==> flow/design.v <==
module alu(
input [31:0] busA,busB,		 
input [3:0]func,		 
output reg[31:0] busC,		 
output [3:0] psr		 
);
wire  neg,zero,ov;		 
wire carry;			 
wire [31:0] addition;		 
wire caover;
assign {caover,addition[30:0]}=busA[30:0]+busB[30:0]; 	 
assign {carry,addition[31]}=busA[31]+busB[31]+caover;	 
assign neg=busC[31];									 
assign ov=caover^carry;									 
assign zero=(busC==0) ? 1 : 0;							 
always@(*)
begin
case(func)
	0:busC=busA&busB;	 
	1:busC=busA|busB;	 
	2:busC=~(busA|busB);	 
	3:busC=addition;	 
	4:busC=busA;		 
	5:busC=busA&busB;	 
	6:busC=busA|busB;	 
	7:busC=~(busA|busB);	 
	8:busC=busA+busB;	 
	9:busC=busA;		 
	10:busC=busA;		 
	11:begin busC[31:13]=19'b0;busC[12:0]=busA[12:0]; end				 
	12:begin busC[12:0]=busA[12:0]; busC[31:13]= (busA[12]==1) ? 19'b1111111111111111111 : 19'b0;end 	 
	13:busC=busA+1'b1;	 
	14:busC=busA+4'b100;	 
	15:busC={busA[31],busA[31],busA[31],busA[31],busA[31],busA[31:5]};		 
	default: busC=busA;
endcase
end
assign psr = {neg,zero,ov,carry};
endmodule
		module barrel_shifter
(
	input [31:0]	data_alu, 	 
	input 		shift_right,		 
	input [4:0]	sa, 	 
	output [31:0]	z 		 
);
wire [31:0] temp_1,temp_2,temp_3,temp_4,temp_5,temp_6,temp_7,temp_8,temp_9,temp_10;
assign temp_1=data_alu<<(16*sa[4]);
assign temp_2=temp_1<<(8*sa[3]);
assign temp_3=temp_2<<(4*sa[2]);
assign temp_4=temp_3<<(2*sa[1]);
assign temp_5=temp_4<<(sa[0]);
assign temp_6=data_alu>>(16*sa[4]);
assign temp_7=temp_6>>(8*sa[3]);
assign temp_8=temp_7>>(4*sa[2]);
assign temp_9=temp_8>>(2*sa[1]);
assign temp_10=temp_9>>(sa[0]);
assign	z= (shift_right==1) ? temp_10 : temp_5;  
endmodule
module control_branch_logic(
input ir13, 
input [3:0] psr, 
input [2:0] cond, 
output reg [1:0] out 
);
parameter Next=2'b00;
parameter Jump=2'b01;
parameter Dec=2'b10;
wire n,z,v,c;
assign {n,z,v,c} = psr;  
always@(*)
	begin
		case(cond)
		0:out=Next;  
		1:if(n==1)
			out=Jump; 
		else
			out=Next;
		2:if(z==1)
			out=Jump; 
		else
			out=Next;
		3:if(v==1)
			out=Jump; 
		else
			out=Next;
		4:if(c==1)
			out=Jump; 
		else
			out=Next;
		5:if(ir13==1)
			out=Jump; 
		else
			out=Next;
		6:out=Jump; 
		7:out=Dec; 
		endcase
	end
endmodule
module control_store (
input rst,
input [10:0]	address,
output reg[40:0] mir 
);
always@(*)
begin
if (rst)
	mir=41'b10000001000000100101010010100000000000000;	
else
begin
	case(address)
0:mir=41'b10000001000000100101010010100000000000000; 
1:mir=41'b00000000000000000000000010111100000000000; 
1152:mir=41'b10010100000000000000100101011011111111111; 
1280:mir=41'b10000001000000001111000010100000000000000; 
1281:mir=41'b10010101001010100001000100000000000000000; 
1282:mir=41'b10000101000010100001000100000000000000000; 
1283:mir=41'b10000001000010100000000100011000000000000; 
1600:mir=41'b00000000000000000000000010110111001000010;
1601:mir=41'b00000010000001000000100001111011111111111;
1602:mir=41'b10010100000000100001000110000000000000000;
1603:mir=41'b00000011000010000000100001111011111111111;
1604:mir=41'b00000000000000000000000010110111001000110;
1605:mir=41'b00000010000001000000100000011011111111111;
1606:mir=41'b10010100000000100001000101100000000000000;
1607:mir=41'b00000011000010000000100000011011111111111;
1608:mir=41'b00000000000000000000000010110111001001010;
1609:mir=41'b00000010000001000000100000111011111111111;
1610:mir=41'b10010100000000100001000101100000000000000;
1611:mir=41'b00000011000010000000100000111011111111111;
1624:mir=41'b00000000000000000000000010110111001011010;
1625:mir=41'b00000010000001000000100001011011111111111;
1626:mir=41'b10010100000000100001000101100000000000000;
1627:mir=41'b00000011000010000000100001011011111111111;
1688:mir=41'b00000000000000000000000010100011010011010;
1689:mir=41'b00000010000001000000100010011011111111111;
1690:mir=41'b10010100000000100001000101100000000000000;
1691:mir=41'b00000011000010000000100010011011111111111;
1760:mir=41'b00000000000000000000000010110111011100010;
1761:mir=41'b00000010000001100000000100011000000000000;
1762:mir=41'b10010100000000100001000110000000000000000;
1763:mir=41'b00000011000010100000000100011000000000000;
1792:mir=41'b00000010000001100001000100010111100000010;
1793:mir=41'b10000101000010000000110010111011111111111;
1794:mir=41'b10010100000000100001000110000000000000000;
1795:mir=41'b00000011000010100001000100011011100000001;
1808:mir=41'b00000010000001100001000100010111100010010;
1809:mir=41'b10010100000000100101000111111000000101000;
40:mir=41'b10010100000000100101000111100000000000000;
41:mir=41'b10010100000000100101000111100000000000000;
42:mir=41'b10010100000000100101000111100000000000000;
43:mir=41'b10010100000000100101000111100000000000000;
44:mir=41'b10000100000001000000001010111011111111111;
1810:mir=41'b10010100000000100001000110000000000000000;
1811:mir=41'b00000011000010100001000100011011100010001;
1088:mir=41'b00000000000000000000000010111000000000010;
1116:mir=41'b00000000000000000000000010111000000000010;
2:mir=41'b10010100000000100001000101000000000000000;
3:mir=41'b10000100000000100001000111100000000000000;
4:mir=41'b10000100000000100001000111100000000000000;
5:mir=41'b10010100000000100101000111100000000000000;
6:mir=41'b10010100000000100101000111100000000000000;
7:mir=41'b10010100000000100101000111100000000000000;
8:mir=41'b10010101001010100101000100010100000001100;
9:mir=41'b10010101001010100101000100010100000001101;
10:mir=41'b10010101001010100101000100001000000001100;
11:mir=41'b00000000000000000000000010111011111111111;
12:mir=41'b10000001000010100000000100011000000000000;
13:mir=41'b10010101001010100101000100010100000010000;
14:mir=41'b00000000000000000000000010110000000001100;
15:mir=41'b00000000000000000000000010111011111111111;
16:mir=41'b00000000000000000000000010110100000010011;
17:mir=41'b00000000000000000000000010100100000001100;
18:mir=41'b00000000000000000000000010111011111111111;
19:mir=41'b00000000000000000000000010101100000001100;
20:mir=41'b00000000000000000000000010111011111111111;
2047:mir=41'b10000000000000100000000111011000000000000;
2046:mir=41'b11111111111111111111111111111111111111111;
default:mir=41'b10000001000000100101010010100000000000000;
endcase
end
	end
endmodule
module csai(
input ack,rst,
input [10:0] actual_addr,
output reg [10:0] next_addr
);
always@(posedge ack)
next_addr <= rst ? 11'd0:actual_addr+11'd1;
endmodule
module decoder(
input[5:0] seleccion,
output reg [37:0] habilitador
);
always@(*)
begin
	case(seleccion)
		0:habilitador=38'b00000000000000000000000000000000000000;
		1:habilitador=38'b00000000000000000000000000000000000010;
		2:habilitador=38'b00000000000000000000000000000000000100;
		3:habilitador=38'b00000000000000000000000000000000001000;
		4:habilitador=38'b00000000000000000000000000000000010000;
		5:habilitador=38'b00000000000000000000000000000000100000;
		6:habilitador=38'b00000000000000000000000000000001000000;
		7:habilitador=38'b00000000000000000000000000000010000000;
		8:habilitador=38'b00000000000000000000000000000100000000;
		9:habilitador=38'b00000000000000000000000000001000000000;
		10:habilitador=38'b00000000000000000000000000010000000000;
		11:habilitador=38'b00000000000000000000000000100000000000;
		12:habilitador=38'b00000000000000000000000001000000000000;
		13:habilitador=38'b00000000000000000000000010000000000000;
		14:habilitador=38'b00000000000000000000000100000000000000;
		15:habilitador=38'b00000000000000000000001000000000000000;
		16:habilitador=38'b00000000000000000000010000000000000000;
		17:habilitador=38'b00000000000000000000100000000000000000;
		18:habilitador=38'b00000000000000000001000000000000000000;
		19:habilitador=38'b00000000000000000010000000000000000000;
		20:habilitador=38'b00000000000000000100000000000000000000;
		21:habilitador=38'b00000000000000001000000000000000000000;
		22:habilitador=38'b00000000000000010000000000000000000000;
		23:habilitador=38'b00000000000000100000000000000000000000;
		24:habilitador=38'b00000000000001000000000000000000000000;
		25:habilitador=38'b00000000000010000000000000000000000000;
		26:habilitador=38'b00000000000100000000000000000000000000;
		27:habilitador=38'b00000000001000000000000000000000000000;
		28:habilitador=38'b00000000010000000000000000000000000000;
		29:habilitador=38'b00000000100000000000000000000000000000;
		30:habilitador=38'b00000001000000000000000000000000000000;
		31:habilitador=38'b00000010000000000000000000000000000000;
		32:habilitador=38'b00000100000000000000000000000000000000;
		33:habilitador=38'b00001000000000000000000000000000000000;
		34:habilitador=38'b00010000000000000000000000000000000000;
		35:habilitador=38'b00100000000000000000000000000000000000;
		36:habilitador=38'b01000000000000000000000000000000000000;
		37:habilitador=38'b10000000000000000000000000000000000000;
		default:habilitador=38'b00000000000000000000000000000000000000;
	endcase
end
endmodule
module m_mir(
input clk,rst,
input [40:0] in_mir, 
output reg [40:0] out_mir 
);
parameter Reset=0; 	 
parameter [40:0] Refresh=1;	 
parameter rst_mir=41'b10000001000000100101010010100000000000000; 
reg rState,sState;	 
	always@(posedge clk)
	if (rst) rState <= Reset;
	else rState <= sState;
	always @ (*)
	case (rState)
	Reset:sState=Refresh;
	Refresh:sState=Refresh; 
	default: sState = Reset;
	endcase
	always@(posedge clk)
	if (rst) out_mir<=rst_mir;
	else
	case(sState)
	Reset:begin out_mir<=rst_mir; end
	Refresh:begin out_mir<=in_mir;end
	default:begin out_mir<=rst_mir;end
	endcase
endmodule
module multiplexor #(
parameter N=4,  
parameter M=8,  
parameter P=2   
)
(
input [P-1:0]selection, 
input[M*N-1:0] datain, 
output [M-1:0] dataout 
);
wire [31:0] temp; 
assign temp= datain>>(M*selection);
assign dataout= temp;
endmodule
module mux_csa(
input [10:0] in_a, in_b, in_c,in_d, 
input [1:0]  select, 
output [10:0] out 
);
assign out=(select==2'b00)?in_a:(select==2'b01)?in_b:(select==2'b10)?in_c:in_d;
endmodule
module mux_instruction_selector #(
	parameter M=6, 
	parameter N=1 
)
(
input [N-1:0]selection,
input [M-2:0] data_1, 
input [M-1:0] data_0,
output [M-1:0] z
);
assign z=(selection==1)? data_1:data_0;
endmodule
module psr(
input ccsignal,n,z,v,c,clk,rst, 
output reg nout,zout,vout,cout
);
parameter [1:0] Reset=2'b00;  
parameter [1:0] Wait=2'b01; 
parameter [1:0] Refresh=2'b10; 
reg [1:0] rState,sState; 
	always@(posedge clk)
	if (rst) rState <= Reset;
	else rState <= sState;
	always @ (*)
	case (rState)
	Reset: sState= (!rst) ? Wait:Reset ;
	Wait:begin sState= (rst) ? Reset:(!ccsignal) ? Refresh: Wait; end
	Refresh:begin sState= rst ? Reset : ccsignal ? Wait : Refresh; end
	default: sState = Reset;
	endcase
	always@(posedge clk)
	if (rst) begin nout<=0;vout<=0;zout<=0;cout<=0;end
	else
	case(sState)
	Reset:begin nout<=0;vout<=0;zout<=0;cout<=0;end
	Wait:begin nout<=nout;vout<=vout;zout<=zout;cout<=cout;end
	Refresh:begin nout<=n;vout<=v;zout<=z;cout<=c;end
	default:begin nout<=nout;vout<=vout;zout<=zout;cout<=cout;end
	endcase
endmodule
module registro (
	input clk,writer,rst,
	input [31:0] datain,
	output [31:0] dataout
);
reg [31:0] datareg;
	assign dataout=datareg;
always@(posedge clk)
begin
	if(rst)
	 datareg<=0;
	else if(writer)
	 datareg<=datain;
end
endmodule
module shifter
(
	input[31:0]	data_alu,
	input[4:0]	bus_b,
	input[3:0]	func,
	output [31:0]z	
);
wire [4:0] w_sa;
wire w_shift_right;
shifter_control sc(
.func(func),
.bus_b(bus_b[4:0]),
.shift_right(w_shift_right),
.sa(w_sa)
);
barrel_shifter bs(
.data_alu(data_alu),
.shift_right(w_shift_right),
.sa(w_sa),
.z(z)
);
endmodule
module shifter_control 
(
	input [3:0]	func,  
	input [4:0]	bus_b,  
	output reg	shift_right,  
	output reg[4:0] sa  
);
always@(*)
begin
	case(func)
	4: 	 begin shift_right=1'b1; sa=bus_b; end 
	9: 	 begin shift_right=1'b0; sa=2; end 
	10:	 begin shift_right=1'b0; sa=10; end 
	default: begin shift_right=1'b0; sa=0; end 
	endcase
end
endmodule
module control_section(
input clk,rst,
input [31:0] ir,
input [3:0] w_psr,  
output [40:0]mir
);
wire [40:0] w_mir,w_mir_in;
wire [10:0] w_ir_addr;
wire [10:0] 
	    w_next_addr, 
	    w_cs_addr; 
wire w_ir13;  
wire [2:0] w_cond;  
wire [1:0] w_sel_csa;  
assign w_ir13=ir[13];
assign w_cond=w_mir[13:11];
assign w_ir_addr={1'b1,ir[31:30],ir[24:19],2'b00};
assign mir=w_mir;
csai csai(
.actual_addr(w_cs_addr),
.ack(clk),
.rst(rst),
.next_addr(w_next_addr)
);
control_branch_logic cbl(
.ir13(w_ir13),
.psr(w_psr),
.cond(w_cond),
.out(w_sel_csa)
);
mux_csa csa_m(
.select(w_sel_csa),
.in_a(w_next_addr),
.in_b(w_mir[10:0]),
.in_c(w_ir_addr),
.in_d(0),
.out(w_cs_addr)
);
control_store cs(
.rst(rst),
.mir(w_mir_in),
.address(w_cs_addr)
);
m_mir mmir(
.in_mir(w_mir_in),
.clk(clk),
.rst(rst),
.out_mir(w_mir)
);
endmodule
module datapath #(
parameter R=16  
)
(
input clk,rst,
input [40:0] mir,
input [31:0] data_MM,  
output [31:0]	w_ir,
		busA,
		busB,
output [7:0] data,
output [3:0] w_psr
);
wire [5:0]	w_mux_a,    
		w_mux_b,    
		w_dec_c;    
wire [3:0]	w_flags;      
wire [31:0]	w_bus_a,
		w_data_alu,
		w_data_shifter,
		w_bus_b,
		w_bus_c;      
wire [37:0]		w_writer;   
wire [(32*(R+6)-1):0] 	w_data_reg;  
wire [31:0]		w_data_ir;   
wire [4:0]		w_auxiliar_a,
			w_auxiliar_b; 
assign w_data_reg[(R+6)*32-1:(R+5)*32]=w_data_ir;
assign w_ir=w_data_ir;
assign busA = w_bus_a;
assign busB = w_bus_b;
assign w_data_reg[31:0] = 0;
	registro reg_1(
		.rst(rst),			
		.clk(clk),
		.writer(w_writer[1]),
		.datain(w_bus_c),
		.dataout(w_data_reg[32*(2)-1:32*(1)])
		);
	registro reg_2(
		.rst(rst),			
		.clk(clk),
		.writer(w_writer[2]),
		.datain(w_bus_c),
		.dataout(w_data_reg[32*(3)-1:32*(2)])
		);
	registro reg_3(
		.rst(rst),			
		.clk(clk),
		.writer(w_writer[3]),
		.datain(w_bus_c),
		.dataout(w_data_reg[32*(4)-1:32*(3)])
		);
	registro reg_4(
		.rst(rst),			
		.clk(clk),
		.writer(w_writer[4]),
		.datain(w_bus_c),
		.dataout(w_data_reg[32*(5)-1:32*(4)])
		);
	registro reg_5(
		.rst(rst),			
		.clk(clk),
		.writer(w_writer[5]),
		.datain(w_bus_c),
		.dataout(w_data_reg[32*(6)-1:32*(5)])
		);
	registro reg_6(
		.rst(rst),			
		.clk(clk),
		.writer(w_writer[6]),
		.datain(w_bus_c),
		.dataout(w_data_reg[32*(7)-1:32*(6)])
		);
	registro reg_7(
		.rst(rst),			
		.clk(clk),
		.writer(w_writer[7]),
		.datain(w_bus_c),
		.dataout(w_data_reg[32*(8)-1:32*(7)])
		);
	registro reg_8(
		.rst(rst),			
		.clk(clk),
		.writer(w_writer[8]),
		.datain(w_bus_c),
		.dataout(w_data_reg[32*(9)-1:32*(8)])
		);
	registro reg_9(
		.rst(rst),			
		.clk(clk),
		.writer(w_writer[9]),
		.datain(w_bus_c),
		.dataout(w_data_reg[32*(10)-1:32*(9)])
		);
	registro reg_10(
		.rst(rst),			
		.clk(clk),
		.writer(w_writer[10]),
		.datain(w_bus_c),
		.dataout(w_data_reg[32*(11)-1:32*(10)])
		);
	registro reg_11(
		.rst(rst),			
		.clk(clk),
		.writer(w_writer[11]),
		.datain(w_bus_c),
		.dataout(w_data_reg[32*(12)-1:32*(11)])
		);
	registro reg_12(
		.rst(rst),			
		.clk(clk),
		.writer(w_writer[12]),
		.datain(w_bus_c),
		.dataout(w_data_reg[32*(13)-1:32*(12)])
		);
	registro reg_13(
		.rst(rst),			
		.clk(clk),
		.writer(w_writer[13]),
		.datain(w_bus_c),
		.dataout(w_data_reg[32*(14)-1:32*(13)])
		);
	registro reg_14(
		.rst(rst),			
		.clk(clk),
		.writer(w_writer[14]),
		.datain(w_bus_c),
		.dataout(w_data_reg[32*(15)-1:32*(14)])
		);
	registro reg_15(
		.rst(rst),			
		.clk(clk),
		.writer(w_writer[15]),
		.datain(w_bus_c),
		.dataout(w_data_reg[32*(16)-1:32*(15)])
		);
	registro pc(
		.rst(rst),
		.clk(clk),
		.writer(w_writer[R+16]),
		.datain(w_bus_c),
		.dataout(w_data_reg[32*(R+1)-1:32*(R)])
		);
	registro temp_0(
		.rst(rst),
		.clk(clk),
		.writer(w_writer[R+1+16]),
		.datain(w_bus_c),
		.dataout(w_data_reg[32*(R+2)-1:32*(R+1)])
		);
	registro temp_1(
		.rst(rst),
		.clk(clk),
		.writer(w_writer[R+2+16]),
		.datain(w_bus_c),
		.dataout(w_data_reg[32*(R+3)-1:32*(R+2)])
		);
	registro temp_2(
		.rst(rst),
		.clk(clk),
		.writer(w_writer[R+3+16]),
		.datain(w_bus_c),
		.dataout(w_data_reg[32*(R+4)-1:32*(R+3)])
		);
	registro temp_3(
		.rst(rst),
		.clk(clk),
		.writer(w_writer[R+4+16]),
		.datain(w_bus_c),
		.dataout(w_data_reg[32*(R+5)-1:32*(R+4)])
		);
	registro ir(
		.rst(rst),	
		.clk(clk),
		.writer(w_writer[R+5+16]),
		.datain(w_bus_c),
		.dataout(w_data_ir)
		);
	mux_instruction_selector #(.M(6)) mux_is_a(
		.selection(mir[34]),
		.data_0(mir[40:35]), 
		.data_1(w_data_ir[18:14]),  
		.z(w_mux_a)
	);
	mux_instruction_selector #(.M(6)) mux_is_b(
		.selection(mir[27]),
		.data_0(mir[33:28]),
		.data_1(w_data_ir[4:0]),  
		.z(w_mux_b)
	);
	mux_instruction_selector #(.M(6)) mux_is_c(
		.selection(mir[20]),
		.data_0(mir[26:21]),
		.data_1(w_data_ir[29:25]),  
		.z(w_dec_c)
	);
	assign w_auxiliar_a = (w_mux_a<16) ? w_mux_a : w_mux_a-6'b010000;
	assign w_auxiliar_b = (w_mux_b<16) ? w_mux_b : w_mux_b-6'b010000;
	multiplexor #(
		.N(22),  
		.M(32),  
		.P(5)    
		)
	selectionA(
		.selection(w_auxiliar_a),
		.datain(w_data_reg),
		.dataout(w_bus_a)
		);
	multiplexor #(
		.N(22),  
		.M(32),  
		.P(5)    
		)
	selectionB(
		.selection(w_auxiliar_b),
		.datain(w_data_reg),
		.dataout(w_bus_b)
		);
	multiplexor #(
		.N(2),  
		.M(32),  
		.P(1)    
		)
	selectionC(
		.selection(mir[19]),
		.datain({data_MM,w_data_shifter}),
		.dataout(w_bus_c)
		);
	decoder dec_c(
		.seleccion(w_dec_c),
		.habilitador(w_writer)
		);
	alu alu_1(
		.busA(w_bus_a),
		.busB(w_bus_b), 
		.func(mir[17:14]), 
		.busC(w_data_alu), 
		.psr(w_flags) 
		);
	psr psr(
		.clk(clk),
		.rst(rst),
		.ccsignal(mir[17]|mir[16]),
		.n(w_flags[3]),
		.z(w_flags[2]),
		.v(w_flags[1]),
		.c(w_flags[0]),
		.nout(w_psr[3]),
		.zout(w_psr[2]),
		.vout(w_psr[1]),
		.cout(w_psr[0])
		);
	shifter shift(
	.data_alu(w_data_alu),
	.bus_b(w_bus_b[4:0]),
	.func(mir[17:14]),
	.z(w_data_shifter)
	);
assign data=w_data_reg[32*(3)+7:32*(3)];
endmodule
module arc_core (
	input         clk,
	input         rst,         
	input  [31:0] mem_rdata,   
	output [31:0] mem_addr,    
	output [31:0] mem_wdata,   
	output        mem_rd,
	output        mem_wr
);
wire [31:0] w_ir;
wire [40:0] w_mir;
wire [3:0]  w_psr;
wire [31:0] w_bus_a, w_bus_b;
wire [7:0]  w_data_unused;
	control_section cs(
		.rst(rst),
		.clk(clk),
		.ir(w_ir),
		.w_psr(w_psr),
		.mir(w_mir)
		);
	datapath dapa (
		.rst(rst),
		.clk(clk),
		.mir(w_mir),
		.data_MM(mem_rdata),
		.w_psr(w_psr),
		.w_ir(w_ir),
		.busA(w_bus_a),
		.busB(w_bus_b),
		.data(w_data_unused)
		);
assign mem_addr  = w_bus_a;
assign mem_wdata = w_bus_b;
assign mem_rd    = w_mir[19];
assign mem_wr    = w_mir[18];
endmodule
# [Reports on arc_core]
# Tool output for the design above, in the order of the flow.
# Line numbers count from 1 in the design file above.
# Library cell names are shortened.
# The mark -- stands for no value.
[setup] design="arc_core" clk_port="clk" lib="sky130hd" pvt_corner="tt_025C_1v80"

# [Elaborated design]
# Yosys after proc, flatten, opt, wreduce and memory -nomap, before mapping. Memory bits, and registers merged into a memory's read port (data or address), are not among the register bits. Print and check cells are not counted. Equal cells are merged and count once.
# Yosys's memory passes give these memory sizes; they may raise the number of words (mostly to a power of two), join words into wider ones and drop unused or constant bits.
[bits] regBits=730 mem_bits_ro=2368 memories=1 input_bits=34 output_inout_bits=66
[memory_table] memory="(name not given)" words=64 width=37 read_ports=1 wr=0 line=198 rtl="case(seleccion)"
[op_classes] n_addsub=9 compare=2 eq_ne=93 n_shift=13 n_mux=30 bitwise=5 reduce_logical=20
[op_table] op="41-bit case mux with 48-bit select" n=1
[op_table] op="704-bit by 10-bit >> shifter with 32-bit output" n=2
[op_table] op="11-bit == test with constant B" n=41
[op_table] op="19-bit case mux with 11-bit select" n=1
[op_table] op="13-bit case mux with 9-bit select" n=1
[op_table] op="11-bit by 4-bit == test with 1-bit output with constant B" n=8
[op_table] op="64-bit by 6-bit >> shifter with 32-bit output" n=1
[op_table] op="11-bit by 5-bit == test with 1-bit output with constant B" n=5
[op_table] op="11-bit by 6-bit == test with 1-bit output with constant B" n=5
[op_table] op="11-bit by 3-bit == test with 1-bit output with constant B" n=4
[op_table] op="11-bit two-way mux" n=3
[op_table] op="31-bit by 31-bit adder with 32-bit output" n=1
[op_table] op="32-bit by 1-bit adder with 32-bit output with constant B" n=1
[op_table] op="32-bit by 1-bit << shifter with 32-bit output" n=1
[op_table] op="32-bit by 1-bit >> shifter with 32-bit output" n=1
[op_table] op="32-bit by 2-bit << shifter with 32-bit output" n=1
[op_table] op="32-bit by 2-bit >> shifter with 32-bit output" n=1
[op_table] op="32-bit by 3-bit adder with 32-bit output with constant B" n=1
[op_table] op="32-bit by 3-bit << shifter with 32-bit output" n=1
[op_table] op="32-bit by 3-bit >> shifter with 32-bit output" n=1
[op_table] op="32-bit adder" n=1
[op_table] op="32-bit AND" n=1
[op_table] op="32-bit bitwise OR" n=1
[op_table] op="32-bit by 4-bit << shifter with 32-bit output" n=1
[op_table] op="32-bit by 4-bit >> shifter with 32-bit output" n=1
[op_table] op="32-bit by 5-bit << shifter with 32-bit output" n=1
[op_table] op="32-bit by 5-bit >> shifter with 32-bit output" n=1
[op_table] op="32-bit NOT" n=1
# Not listed: further kinds 38, cells in them 83.

# [Depth]
# Yosys ltp: most cells in a row. Word level: on the elaborated netlist, between registers, memories and ports. Mapped: between sequential cells and ports; inverters and the memories' decode and read muxes count.
[depth] word_depth=14 abc_area=0 ltp_mapped=38 ltp_nobuf=29

# [Netlist]
# Yosys stat after the flow's synthesis: flattened, memories mapped to cells. It holds for the ABC_AREA given above (unset counts as 0); a run with the other value may have another netlist.
[mapped] mapped_cells=5876 synth_area_um2=44594.0 seq_area_um2=13633.1 ff_cells=681 buffers=538
[types] type="dfxtp_1" n=681 area_total_um2=1.36E+04
[types] type="nand3_1" n=837 area_total_um2=4.19E+03
[types] type="nand2_1" n=914 area_total_um2=3430.79
[types] type="o21ai_0" n=448 area_total_um2=2242.15
[types] type="mux2i_1" n=216 area_total_um2=2.16E+03
[types] type="clkbuf_1" n=352 area_total_um2=1.32E+03
[types] type="a21oi_1" n=215 area_total_um2=1.08E+03
[types] type="o31ai_1" n=129 area_total_um2=968.429
[types] type="nor2_1" n=239 area_total_um2=897.11
[types] type="ha_1" n=70 area_total_um2=875.84
[types] type="a21o_1" n=110 area_total_um2=825.792
[types] type="o21ai_1" n=140 area_total_um2=700.672
[types] type="and3_1" n=110 area_total_um2=688.16
[types] type="mux4_2" n=24 area_total_um2=540.518
[types] type="a211oi_1" n=67 area_total_um2=502.982
[types] type="a221oi_1" n=55 area_total_um2=481.712
[types] type="buf_2" n=81 area_total_um2=405.389
[types] type="o211ai_1" n=54 area_total_um2=405.389
# Other cell types: 122; their cells: 1134.
# The figures by module come from a second, unflattened synthesis with its own total; it is not the netlist above.
[unflattened] hier_cells=5124 area_unflattened_um2=50581.0
# Each row is one instance without its submodules.
[by_module] mod="registro" instances=21 cells=103 area_um2=1163.6 mod_seq_area_um2=640.6
[by_module] mod="multiplexor" instances=2 cells=511 area_um2=5886.9 mod_seq_area_um2=0.0
[by_module] mod="alu" instances=1 cells=853 area_um2=5512.8 mod_seq_area_um2=0.0
[by_module] mod="barrel_shifter" instances=1 cells=469 area_um2=3533.4 mod_seq_area_um2=0.0
[by_module] mod="control_store" instances=1 cells=311 area_um2=2006.9 mod_seq_area_um2=0.0
[by_module] mod="m_mir" instances=1 cells=86 area_um2=1103.6 mod_seq_area_um2=820.8
[by_module] mod="multiplexor" instances=1 cells=36 area_um2=544.3 mod_seq_area_um2=0.0
[by_module] mod="csai" instances=1 cells=48 area_um2=455.4 mod_seq_area_um2=220.2
[by_module] mod="decoder" instances=1 cells=61 area_um2=331.6 mod_seq_area_um2=0.0
[by_module] mod="mux_csa" instances=1 cells=13 area_um2=267.8 mod_seq_area_um2=0.0
[by_module] mod="psr" instances=1 cells=19 area_um2=234.0 mod_seq_area_um2=140.1
[by_module] mod="mux_instruction_selector #(M=6)" instances=3 cells=6 area_um2=65.1 mod_seq_area_um2=0.0
[by_module] mod="shifter_control" instances=1 cells=10 area_um2=96.3 mod_seq_area_um2=0.0
[by_module] mod="control_branch_logic" instances=1 cells=9 area_um2=60.1 mod_seq_area_um2=0.0
# Further modules, not shown: 4.

# [Worst setup path after synthesis]
# Source: OpenSTA report_checks on the synthesized netlist (no wires, ideal clock, input and output delay 20% of the period each), path of least setup slack; recovery checks are left aside. Register names are those of the netlist, which keeps one name where synthesis merged equal registers.
[synth_path] path_kind="flip-flop to flip-flop" startpoint="register cs.mmir.out_mir[39]" endpoint="register dapa.reg_9.datareg[17]" period_ns=12.0 t_first_pin_ns=0.000 arrival_time_ns=7.928 slack_ns=3.945 path_delay_ns=8.055 stages=36 path_buffers=9 synth_period_reached_ns=8.055
# "path_delay_ns" is the arrival time less input delay plus setup time.
# "stages": output pins that drive a net of the path, with the launching flip-flop's if there is one; two outputs of one cell count as two.
# "synth_period_reached_ns" = period - worst setup slack (recovery checks aside). The figure is calculated, with input and output delays left at 20% of the set period.
# A register here has more assigning lines than the two given.
[synth_via] cell_sequence="dfxtp_1 buf_2 buf_4 buf_2 mux2_2 buf_4 clkbuf_1 buf_1 buf_1 buf_1 nand2_1 nand3_1 a21oi_1 o41ai_1 ha_1 nand3_1 nand4b_1 a211o_1 a21oi_1 o211ai_1 a21boi_0 o21a_1 nor2_1 fa_1 o221a_2 nand2_1 a211oi_1 a32oi_1 o31ai_1 mux2i_4 mux2i_2 o22ai_1 o21bai_1 a311oi_2 buf_2 o21ai_0"
[synth_lines] element="from (decl)" line=244 rtl="output reg [40:0] out_mir"
[synth_lines] element="from (assign)" line=260 rtl="if (rst) out_mir<=rst_mir;"
[synth_lines] element="from (assign)" line=263 rtl="Reset:begin out_mir<=rst_mir; end"
[synth_lines] element="to (assign)" line=339 rtl="datareg<=0;"
[synth_lines] element="to (assign)" line=341 rtl="datareg<=datain;"
[synth_lines] element="to (decl)" line=334 rtl="reg [31:0] datareg;"
# Chain of elaborated cells between the ends: none given.

# [Path in the finished layout]
# From the final timing report of entry A: the path of least setup slack in the routed layout; clock arrival at registers is part of the times.
[layout_path] path_kind="flip-flop to flip-flop" startpoint="register cs.mmir.out_mir[27]" endpoint="register dapa.reg_2.datareg[26]" period_ns=12.0 t_first_pin_ns=0.68 arrival_time_ns=10.75 slack_ns=1.77 stages=28 path_buffers=0
# A register here has more assigning lines than the two given.
[layout_via] cell_sequence="dfxtp_1 mux2i_4 nand2b_2 a21o_1 a41oi_1 inv_1 ha_1 o21ai_0 o21ai_0 nand4b_1 a211o_1 a21oi_1 o211ai_1 a21boi_0 o21a_1 nor2_1 fa_1 o221a_2 nand2_1 a211oi_1 a32oi_1 o31ai_1 mux2i_4 mux2i_2 o22ai_1 a211oi_1 a211o_1 o21ai_0"
[layout_lines] element="from (decl)" line=244 rtl="output reg [40:0] out_mir"
[layout_lines] element="from (assign)" line=260 rtl="if (rst) out_mir<=rst_mir;"
[layout_lines] element="from (assign)" line=263 rtl="Reset:begin out_mir<=rst_mir; end"
[layout_lines] element="to (assign)" line=339 rtl="datareg<=0;"
[layout_lines] element="to (assign)" line=341 rtl="datareg<=datain;"
[layout_lines] element="to (decl)" line=334 rtl="reg [31:0] datareg;"
# Chain of elaborated cells between the ends: none given.

Appendix: measured runs

Measured data: module arc_core, platform sky130hd, 3 stored runs of the flow under differing settings, order arbitrary. Input and output delays are each 20% of the period that was set; the output load is 0.01 pF.
"critical_path_time_ns": the worst setup path's part of the clock period (all of it between registers, 20% less for each end at a port) less its slack. A launch clock that arrives late makes it longer, a capture clock that arrives late makes it shorter.
"design_power_uw" rests on the timing tool's default activity at the inputs, not on a simulated workload.

[flow] entry A: files
==> flow/run.sh <==
#!/bin/bash
# the make line also repeats the synthesis and layout settings of config.mk as NAME=value (left out here)
make -C /OpenROAD-flow-scripts/flow DESIGN_CONFIG=/design/flow/config.mk WORK_HOME=/design/flow/orfs CLKGATE_MAP_FILE= finish
==> flow/config.mk <==
export PLATFORM = sky130hd
export DESIGN_NAME = arc_core
export DESIGN_NICKNAME = arc_core
export VERILOG_FILES = /design/flow/design.v
export SDC_FILE = /design/flow/constraint.sdc
export NUM_CORES = 4
export LEC_CHECK = 0
export CAP_MARGIN = 20
export CELL_PAD_IN_SITES_DETAIL_PLACEMENT = 1
export CELL_PAD_IN_SITES_GLOBAL_PLACEMENT = 2
export CORE_MARGIN = 2
export CORE_UTILIZATION = 40
export SLEW_MARGIN = 20
==> flow/constraint.sdc <==
create_clock -name core_clock -period 12.0 [get_ports {clk}]
set_input_delay 2.4000 -clock core_clock [delete_from_list [all_inputs] [get_ports {clk}]]
set_output_delay 2.4000 -clock core_clock [all_outputs]
set_load 0.01 [all_outputs]

[flow] entry A: metrics
[metrics] worstSetupSlack_ns = 1.771
[metrics] timing.hold.ws_ns = 0.469
[metrics] setup_tns_ns = 0.000
[metrics] design_power_uw = 7227
[metrics] post_route_util_pct = 44.8
[metrics] critical_path_time_ns = 10.23
[metrics] path_kind = flip-flop to flip-flop
[metrics] design_die_area_um2 = 114173.0
[metrics] yosys.chip_area_um2 = 44594.0

[flow] entry B: files
==> flow/run.sh <==
#!/bin/bash
# the make line also repeats the synthesis and layout settings of config.mk as NAME=value (left out here)
make -C /OpenROAD-flow-scripts/flow DESIGN_CONFIG=/design/flow/config.mk WORK_HOME=/design/flow/orfs CLKGATE_MAP_FILE= finish
==> flow/config.mk <==
export PLATFORM = sky130hd
export DESIGN_NAME = arc_core
export DESIGN_NICKNAME = arc_core
export VERILOG_FILES = /design/flow/design.v
export SDC_FILE = /design/flow/constraint.sdc
export NUM_CORES = 4
export LEC_CHECK = 0
export CAP_MARGIN = 20
export CORE_MARGIN = 2
export CORE_UTILIZATION = 40
export SLEW_MARGIN = 20
==> flow/constraint.sdc <==
create_clock -name core_clock -period 13.8 [get_ports {clk}]
set_input_delay 2.7600 -clock core_clock [delete_from_list [all_inputs] [get_ports {clk}]]
set_output_delay 2.7600 -clock core_clock [all_outputs]
set_load 0.01 [all_outputs]

[flow] entry B: metrics
[metrics] worstSetupSlack_ns = 2.802
[metrics] timing.hold.ws_ns = 0.466
[metrics] setup_tns_ns = 0.000
[metrics] design_power_uw = 6232
[metrics] post_route_util_pct = 44.7
[metrics] critical_path_time_ns = 11.00
[metrics] path_kind = flip-flop to flip-flop
[metrics] design_die_area_um2 = 114173.0
[metrics] yosys.chip_area_um2 = 44594.0

[flow] entry C: files
==> flow/run.sh <==
#!/bin/bash
# the make line also repeats the synthesis and layout settings of config.mk as NAME=value (left out here)
make -C /OpenROAD-flow-scripts/flow DESIGN_CONFIG=/design/flow/config.mk WORK_HOME=/design/flow/orfs CLKGATE_MAP_FILE= finish
==> flow/config.mk <==
export PLATFORM = sky130hd
export DESIGN_NAME = arc_core
export DESIGN_NICKNAME = arc_core
export VERILOG_FILES = /design/flow/design.v
export SDC_FILE = /design/flow/constraint.sdc
export NUM_CORES = 4
export LEC_CHECK = 0
export ABC_AREA = 1
export CAP_MARGIN = 0
export CELL_PAD_IN_SITES_DETAIL_PLACEMENT = 0
export CELL_PAD_IN_SITES_GLOBAL_PLACEMENT = 3
export CORE_ASPECT_RATIO = 0.78
export CORE_MARGIN = 2
export CORE_UTILIZATION = 40
export CTS_CLUSTER_DIAMETER = 338
export CTS_CLUSTER_SIZE = 38
export GPL_ROUTABILITY_DRIVEN = 1
export GPL_TIMING_DRIVEN = 0
export MIN_ROUTING_LAYER = met2
export PLACE_DENSITY_LB_ADDON = 0.14
export SETUP_SLACK_MARGIN = 3.36
export SLEW_MARGIN = 40
export TNS_END_PERCENT = 15
==> flow/constraint.sdc <==
create_clock -name core_clock -period 12.0 [get_ports {clk}]
set_input_delay 2.4000 -clock core_clock [delete_from_list [all_inputs] [get_ports {clk}]]
set_output_delay 2.4000 -clock core_clock [all_outputs]
set_load 0.01 [all_outputs]

[flow] entry C: unfinished; error FLW-0024 in placement
